==> flow/design.v <==
module bit_fifo #(parameter DEPTH = 768) (
	input clk,
	input reset,
	input din,
	input wr_en,
	input rd_en,
	output reg q,
	output empty,
	output full
);
	localparam AW = $clog2(DEPTH);
	localparam CW = $clog2(DEPTH+1);
	reg mem [0:DEPTH-1];
	reg [AW-1:0] wr_ptr;
	reg [AW-1:0] rd_ptr;
	reg [CW-1:0] count;
	wire do_wr = wr_en & ~full;
	wire do_rd = rd_en & ~empty;
	assign empty = (count == 0);
	assign full = (count == DEPTH);
	always @(posedge clk) begin
		if (do_wr)
			mem[wr_ptr] <= din;
	end
	always @(posedge clk) begin
		if (reset) begin
			wr_ptr <= 0;
			rd_ptr <= 0;
			count <= 0;
			q <= 0;
		end else begin
			if (do_wr)
				wr_ptr <= (wr_ptr == DEPTH-1) ? {AW{1'b0}} : wr_ptr + 1'b1;
			if (do_rd) begin
				q <= mem[rd_ptr];
				rd_ptr <= (rd_ptr == DEPTH-1) ? {AW{1'b0}} : rd_ptr + 1'b1;
			end
			if (do_wr & ~do_rd)
				count <= count + 1'b1;
			else if (do_rd & ~do_wr)
				count <= count - 1'b1;
		end
	end
endmodule
module ledDriver(input clk, input reset, output reg led, input data, input lastBit, input start, output finish, output reg read);
	reg running;
	reg resCounting;
	reg[4:0] count;
	always @(posedge clk) begin
		if (reset || ~running) begin
			count<=0;
		end else begin
			if (count!=24) begin
				count <= count + 1;
			end else begin
			 count <=0;
			end
		end
	end
  reg firstbit;
	always @(posedge clk) begin
	  if (reset) begin
	    running <= 0;
	    firstbit <= 1;	   
		read <= 0;
		resCounting <= 0;
	  end else begin
	    if (~running & start) begin
	      running <= 1;
	      firstbit <= 1;
	    end else if (running) begin
	      firstbit<=0;
	      if (lastBit && count==24) begin
	        running <= 0;
	        resCounting <= 1;	 
			read <= 0;
	      end else if (count==0 && ~firstbit) begin
			read <= 1;
	      end else read <= 0;
	    end else if (resCounting && finish) begin
	      resCounting <= 0;
	    end
	  end
	end
	always @(posedge clk) begin
		if (reset || ~running) begin
			led <= 0;
		end else begin
			if (count==0) begin
				led <= 1;
			end else if ( (count==8 && ~data) || (count==16 && data)) begin
				led<=0;
			end
		end
	end
	reg [10:0] resCounter;
	always @(posedge clk) begin
	  if (reset || ~resCounting) begin
	    resCounter<=0;
	  end else begin
	    resCounter <= resCounter+1;
	  end
	end
	assign finish = resCounter==11'h7FF;
endmodule
module ws2812_top(input clk, input reset, input spi_valid, input spi_data, output led);
	parameter NUM_LEDS = 32;
	localparam NUM_BITS = NUM_LEDS*24;
	reg switch;
	wire q1,q2;
	reg[12:0] writeCount;
	wire read;	
	wire write ;		   	   
	wire empty1, empty2;
	reg justSwitched;
	bit_fifo #(.DEPTH(NUM_BITS)) fifo1(
		.clk(clk),
		.reset(reset),
		.din(spi_data),
		.wr_en(spi_valid & ~switch & write),
		.rd_en(read & switch),
		.q(q1),
		.empty(empty1),
		.full()
	);	   
	bit_fifo #(.DEPTH(NUM_BITS)) fifo2(
		.clk(clk),
		.reset(reset),
		.din(spi_data),
		.wr_en(spi_valid & switch & write),
		.rd_en(read & ~switch),
		.q(q2),
		.empty(empty2),
		.full()
	);		  
	wire readData;
	assign readData = switch ? q1 : q2;
	wire empty;
	assign empty = switch ? empty1 : empty2;
	wire ledFinished;  
	wire readDriver;
	assign read = readDriver | justSwitched;
	ledDriver ledDriver_inst(
		.clk(clk),
		.reset(reset),
		.led(led),
		.data(readData),   
		.lastBit(empty),
		.start(justSwitched),
		.finish(ledFinished),
		.read(readDriver)				  
	);
	reg ledRealFinished;
	reg firstRun;
	always @(posedge clk) begin
		if (reset) begin
			firstRun <= 1;		 
			ledRealFinished <= 1;
		end else begin
			if (justSwitched) begin
				firstRun <= 0;				
			end
			if (ledFinished)
				ledRealFinished <= 1;
			else if (justSwitched)
				ledRealFinished <= 0;
		end
	end
	reg spiFinished;
	reg seenSwitch;
	assign write = ~spiFinished | (seenSwitch!=switch);	
	wire spiRealFinished;
	assign spiRealFinished = spiFinished & (seenSwitch==switch);
	always @(posedge clk) begin
		if (reset) begin 
			writeCount <= 0;
			spiFinished <= 0;
			seenSwitch <= 0;
		end else if (spi_valid) begin
			if (writeCount==NUM_BITS-1) begin   
				if (seenSwitch!=switch) begin
					writeCount <= 1;  
					spiFinished <= 0;
				end else begin
					spiFinished <= 1;
				end
			end else begin
				writeCount <= writeCount + 1;
				spiFinished <= 0;		 
				seenSwitch <= switch;
			end
		end
	end			 
	always @(posedge clk) begin
		if (reset) begin
			switch <= 0;			  
			justSwitched <= 0;
		end else begin	
			if ((firstRun | ledRealFinished) & spiRealFinished) begin
				switch <= ~switch;
				justSwitched <= 1;
			end else
				justSwitched <= 0;
		end
	end	
endmodule
### Step by step through the tools: ws2812_top

The steps from the RTL of ws2812_top to its reports follow in flow order.
Line numbers count from 1 in the design file above.
Library cell names are shortened.
The mark n/a stands for no value.

| set-up | value |
|---|---|
| top module | ws2812_top |
| clock input | clk |
| standard-cell library | sky130hd |
| corner | tt_025C_1v80 |

### Word level

Yosys after proc, flatten, opt, wreduce and memory -nomap, before mapping. Memory bits, and registers merged into a memory's read port (data or address), are not among the register bits. Print and check cells are not counted. Equal cells are merged and count once.
Yosys's memory passes give these memory sizes; they may raise the number of words (mostly to a power of two), join words into wider ones and drop unused or constant bits.

| word-level totals | value |
|---|---|
| register bits after elaboration | 100 |
| clocked read ports x word width | 2 |
| memories | 2 |
| output and inout port bits | 1 |
| RAM bits | 1536 |
| bits of input ports | 4 |

| cells by class | value |
|---|---|
| eq/ne operators | 16 |
| $add $sub $neg | 11 |
| bitwise logic cells | 37 |
| reductions and logical operators | 22 |
| muxes and demuxes | 31 |

Memory list:

| memory | words | width | read ports | write ports | RTL line | text |
|---|---|---|---|---|---|---|
| fifo1.mem | 768 | 1 | 1 | 1 | 13 | `reg mem [0:DEPTH-1];` |
| fifo2.mem | 768 | 1 | 1 | 1 | 13 |  |

Operators by type and width:

| operator | count |
|---|---|
| two-way mux 10 bit | 10 |
| adder 10 x 1 -> 10 bit (second input constant) | 6 |
| == test 10 bit (second input constant) | 6 |
| two-way mux 13 bit | 2 |
| subtractor 10 x 1 -> 10 bit (second input constant) | 2 |
| zero test 10 bit | 2 |
| two-way mux 1 bit | 19 |
| bitwise AND 1 bit | 17 |
| inverter 1 bit | 17 |
| adder 13 x 1 -> 13 bit (second input constant) | 1 |
| == test 13 x 10 -> 1 bit (second input constant) | 1 |
| adder 11 x 1 -> 11 bit (second input constant) | 1 |
| == test 11 bit (second input constant) | 1 |
| == test 5 bit (second input constant) | 2 |
| nonzero test 2 bit | 4 |
| AND reduction 2 bit | 3 |
| OR reduction 2 bit | 3 |
| logical AND 1 bit | 5 |
| adder 5 x 1 -> 5 bit (second input constant) | 1 |
| == test 5 x 4 -> 1 bit (second input constant) | 1 |
| inequality test 5 bit (second input constant) | 1 |
| zero test 5 bit | 1 |
| bitwise OR 1 bit | 3 |
| logical OR 1 bit | 3 |
| AND reduction 3 bit | 1 |
| inequality test 2 x 1 -> 1 bit (second input constant) | 1 |
| inequality test 2 bit (second input constant) | 1 |
| == test 1 bit | 1 |
| inequality test 1 bit | 1 |

### Depth

Yosys ltp: most cells in a row. Word level: on the elaborated netlist, between registers, memories and ports. Mapped: between sequential cells and ports; inverters and the memories' decode and read muxes count.

| depth | value |
|---|---|
| depth after elaboration | 8 |
| ABC_AREA | 0 |
| gate-level depth with buffers | 18 |
| depth with buffers taken out | 17 |

### Mapped cells and area

Yosys stat after the flow's synthesis: flattened, memories mapped to cells. It holds for the ABC_AREA given above (unset counts as 0); a run with the other value may have another netlist.

| synthesis totals | value |
|---|---|
| flip-flop cells | 1638 |
| sequential part of the area | 48166.2 sq um |
| mapped cells | 5181 |
| cell area after synthesis | 71454.8 sq um |

Cells by type:

| type | count | area in all (sq um) |
|---|---|---|
| edfxtp_1 | 1536 | 4.61E+04 |
| mux4_2 | 352 | 7.93E+03 |
| nor2_1 | 1679 | 6.3E+03 |
| dfxtp_1 | 102 | 2.04E+03 |
| mux2i_1 | 152 | 1.52E+03 |
| clkbuf_1 | 355 | 1.33E+03 |
| nand2_1 | 232 | 870.835 |
| ha_1 | 32 | 400.384 |
| a21oi_1 | 79 | 395.379 |
| o21ai_0 | 59 | 295.283 |
| xnor2_1 | 29 | 253.994 |
| a221oi_1 | 26 | 227.718 |
| xor2_1 | 26 | 227.718 |
| buf_2 | 44 | 220.211 |
| nor3_1 | 44 | 220.211 |
| nand3_1 | 43 | 215.206 |
| buf_6 | 15 | 168.912 |
| a211oi_1 | 22 | 165.158 |

Not listed: further types 52, cells in them 354.
The figures by module come from a second, unflattened synthesis with its own total; it is not the netlist above.

| second synthesis, totals | value |
|---|---|
| cell total of the unflattened synthesis | 5245 |
| area (unflattened synthesis) | 72159.2 sq um |

Rows give one instance, submodules left out.

Modules:

| module | seq. area (sq um) | times used | area (sq um) | cells |
|---|---|---|---|---|
| bit_fifo #(DEPTH=768) | 23682.7 | 2 | 35111.2 | 2513 |
| ws2812_top | 380.4 | 1 | 1037.2 | 123 |
| ledDriver | 420.4 | 1 | 899.6 | 96 |

### Worst setup path after synthesis

Path of least setup slack by OpenSTA after synthesis, without wires, with an ideal clock, recovery checks aside; 20% of the period is set as input and as output delay. Where synthesis merged equal registers, the netlist keeps one of their names.

| timing after synthesis | value |
|---|---|
| path type | input to register |
| from | input port spi_valid |
| to | register fifo1.count[8] |
| buffers on the path | 1 |
| arrival time | 12992 ps |
| external input delay | 9780 ps |
| setup slack | 35838 ps |
| setup time | 70 ps |
| period | 48900 ps |
| launch time at the first pin | 9780 ps |
| stages on the path | 15 |
| path delay | 3282 ps |
| synthesis period reached | 13062 ps |

"path delay" is the arrival time less input delay plus setup time.
"stages on the path" counts driving pins, that of a launching flip-flop among them; a cell with two outputs on the path counts twice.
"synthesis period reached" is the clock period less the worst setup slack; recovery checks do not enter. This is arithmetic on one report: input and output delays are still those of the set period (20% each).
The rows between start and end are the longest chain of elaborated cells between them; the timing report does not say that the signal goes this way. Where chains are equally long, one stands for them.
A line is the first line of the expression or statement that the cell stems from. Yosys adds cells for indexed reads and writes and turns some case tables into memories.
A register here has more assigning lines than the two given.

| between the ends, after synthesis | value |
|---|---|
| cells stage by stage | clkbuf_1 o21ai_0 nor3_2 ha_1 inv_1 ha_1 nor2b_1 o21ai_0 a21boi_0 o21ai_0 a21boi_0 o21a_1 o21ai_0 or3b_2 a21oi_1 |
| length of the longest elaborated chain | 7 |

RTL lines, path after synthesis:

| element | RTL line | text |
|---|---|---|
| start, declared | 106 | `module ws2812_top(input clk, input reset, input spi_valid, input spi_data, output led);` |
| bitwise AND 1 bit (2 in a row) | 120 | `.wr_en(spi_valid & ~switch & write),` |
| bitwise AND 1 bit | 17 | `wire do_wr = wr_en & ~full;` |
| inverter 1 bit | 40 | `else if (do_rd & ~do_wr)` |
| bitwise AND 1 bit | 40 |  |
| two-way mux 10 bit | 40 |  |
| two-way mux 10 bit | 38 | `if (do_wr & ~do_rd)` |
| end, assigned | 39 | `count <= count + 1'b1;` |
| end, assigned | 41 | `count <= count - 1'b1;` |
| end, declared | 16 | `reg [CW-1:0] count;` |

Some nets on the timed path still bear RTL names; the line given drives or declares the net.

Nets with RTL names, path after synthesis:

| net | RTL line |
|---|---|
| fifo1.do_wr | 17 |

### Worst path after layout

Path of least setup slack in the final report of run A (OpenROAD, finished layout, wires in). Where an end is a register, its clock arrival counts in the times.
The path's times are printed in steps of 10 ps; the period is the one set.

| timing post-layout | value |
|---|---|
| path type | input to register |
| from | input port spi_valid |
| to | register fifo2.count[8] |
| launch time at the first pin | 2700 ps |
| period | 13500 ps |
| stages on the path | 15 |
| setup time | 70 ps |
| arrival time | 7360 ps |
| buffers on the path | 1 |
| setup slack | 6830 ps |
| external input delay | 2700 ps |

The rows between start and end are the longest chain of elaborated cells between them; the timing report does not say that the signal goes this way. Where chains are equally long, one stands for them.
A register here has more assigning lines than the two given.

| between the ends, post-layout | value |
|---|---|
| cells stage by stage | clkdlybuf4s50_1 o21ai_0 nor2_1 ha_1 inv_1 ha_1 nor2b_1 o21ai_0 a21boi_0 o21ai_0 a21boi_0 o21a_1 o21ai_0 or3b_2 a21oi_1 |
| length of the longest elaborated chain | 7 |

RTL lines, path post-layout:

| element | RTL line | text |
|---|---|---|
| start, declared | 106 | `module ws2812_top(input clk, input reset, input spi_valid, input spi_data, output led);` |
| bitwise AND 1 bit (2 in a row) | 130 | `.wr_en(spi_valid & switch & write),` |
| bitwise AND 1 bit | 17 | `wire do_wr = wr_en & ~full;` |
| inverter 1 bit | 40 | `else if (do_rd & ~do_wr)` |
| bitwise AND 1 bit | 40 |  |
| two-way mux 10 bit | 40 |  |
| two-way mux 10 bit | 38 | `if (do_wr & ~do_rd)` |
| end, assigned | 39 | `count <= count + 1'b1;` |
| end, assigned | 41 | `count <= count - 1'b1;` |
| end, declared | 16 | `reg [CW-1:0] count;` |

Some nets on the timed path still bear RTL names; the line given drives or declares the net.

Nets with RTL names, path post-layout:

| net | RTL line |
|---|---|
| fifo2.do_wr | 17 |

ws2812_top through Yosys and OpenROAD on sky130hd: 3 stored runs, unordered, with their settings and measured results. The constraints put input and output delay at 20% of the set period each and load the outputs with 0.01 pF.
"clock period reached" is the run's clock period less its worst setup slack. It is reckoned from that one timing run; input and output delays stay at 20% of the period that was set.
"critical path time" = time allowed to the worst setup path (clock period - input delay - output delay, where it has them) - its slack; a late launch clock adds to it, a late capture clock takes from it.
"total design power" is the tool's figure for a default switching activity; nothing was simulated.
"critical path time" is known to 10 ps.

#### Run A

| setting | value |
|---|---|
| CORE_UTILIZATION | `66` |
| PLACE_DENSITY | `0.6` |
| period_ns | `13.5` |
| CAP_MARGIN | `20` |
| CORE_MARGIN | `2` |
| SLEW_MARGIN | `20` |

| result | value |
|---|---|
| synthesized cell area | 71454.8 sq um |
| area inside the die boundary | 110912.0 sq um |
| standard-cell area after routing | 77583.2 sq um |
| post-layout utilization | 72.4 % |
| worst slack on setup checks | 6826 ps |
| total negative setup slack | 0 ps |
| final worst hold slack | 446 ps |
| total design power | 10121 µW |
| clock period reached | 6674 ps |
| critical path time | 3970 ps |
| worst path kind | input to register |

#### Run B

| setting | value |
|---|---|
| CAP_MARGIN | `0` |
| CORE_ASPECT_RATIO | `1.11` |
| CORE_MARGIN | `4` |
| CORE_UTILIZATION | `71` |
| HOLD_SLACK_MARGIN | `0.22` |
| MIN_ROUTING_LAYER | `met1` |
| PLACE_DENSITY_LB_ADDON | `0.01` |
| SLEW_MARGIN | `40` |
| period_ns | `12.6` |

| result | value |
|---|---|
| synthesized cell area | 71454.8 sq um |
| area inside the die boundary | 105787.0 sq um |
| standard-cell area after routing | 77630.7 sq um |
| post-layout utilization | 77.8 % |
| worst slack on setup checks | 6531 ps |
| total negative setup slack | 0 ps |
| final worst hold slack | 445 ps |
| total design power | 10799 µW |
| clock period reached | 6069 ps |
| critical path time | 3550 ps |
| worst path kind | input to register |

#### Run C

| setting | value |
|---|---|
| CAP_MARGIN | `10` |
| CELL_PAD_IN_SITES_GLOBAL_PLACEMENT | `1` |
| CORE_ASPECT_RATIO | `0.85` |
| CORE_UTILIZATION | `70` |
| HOLD_SLACK_MARGIN | `0.25` |
| MIN_ROUTING_LAYER | `met1` |
| PLACE_DENSITY | `0.68` |
| SETUP_SLACK_MARGIN | `-0.61` |
| SLEW_MARGIN | `25` |
| TNS_END_PERCENT | `65` |
| period_ns | `13.4` |
| CORE_MARGIN | `2` |

| result | value |
|---|---|
| synthesized cell area | 71454.8 sq um |
| area inside the die boundary | 104659.0 sq um |
| standard-cell area after routing | 77162.8 sq um |
| post-layout utilization | 75.9 % |
| worst slack on setup checks | 7180 ps |
| total negative setup slack | 0 ps |
| final worst hold slack | 446 ps |
| total design power | 10035 µW |
| clock period reached | 6220 ps |
| critical path time | 3540 ps |
| worst path kind | input to register |
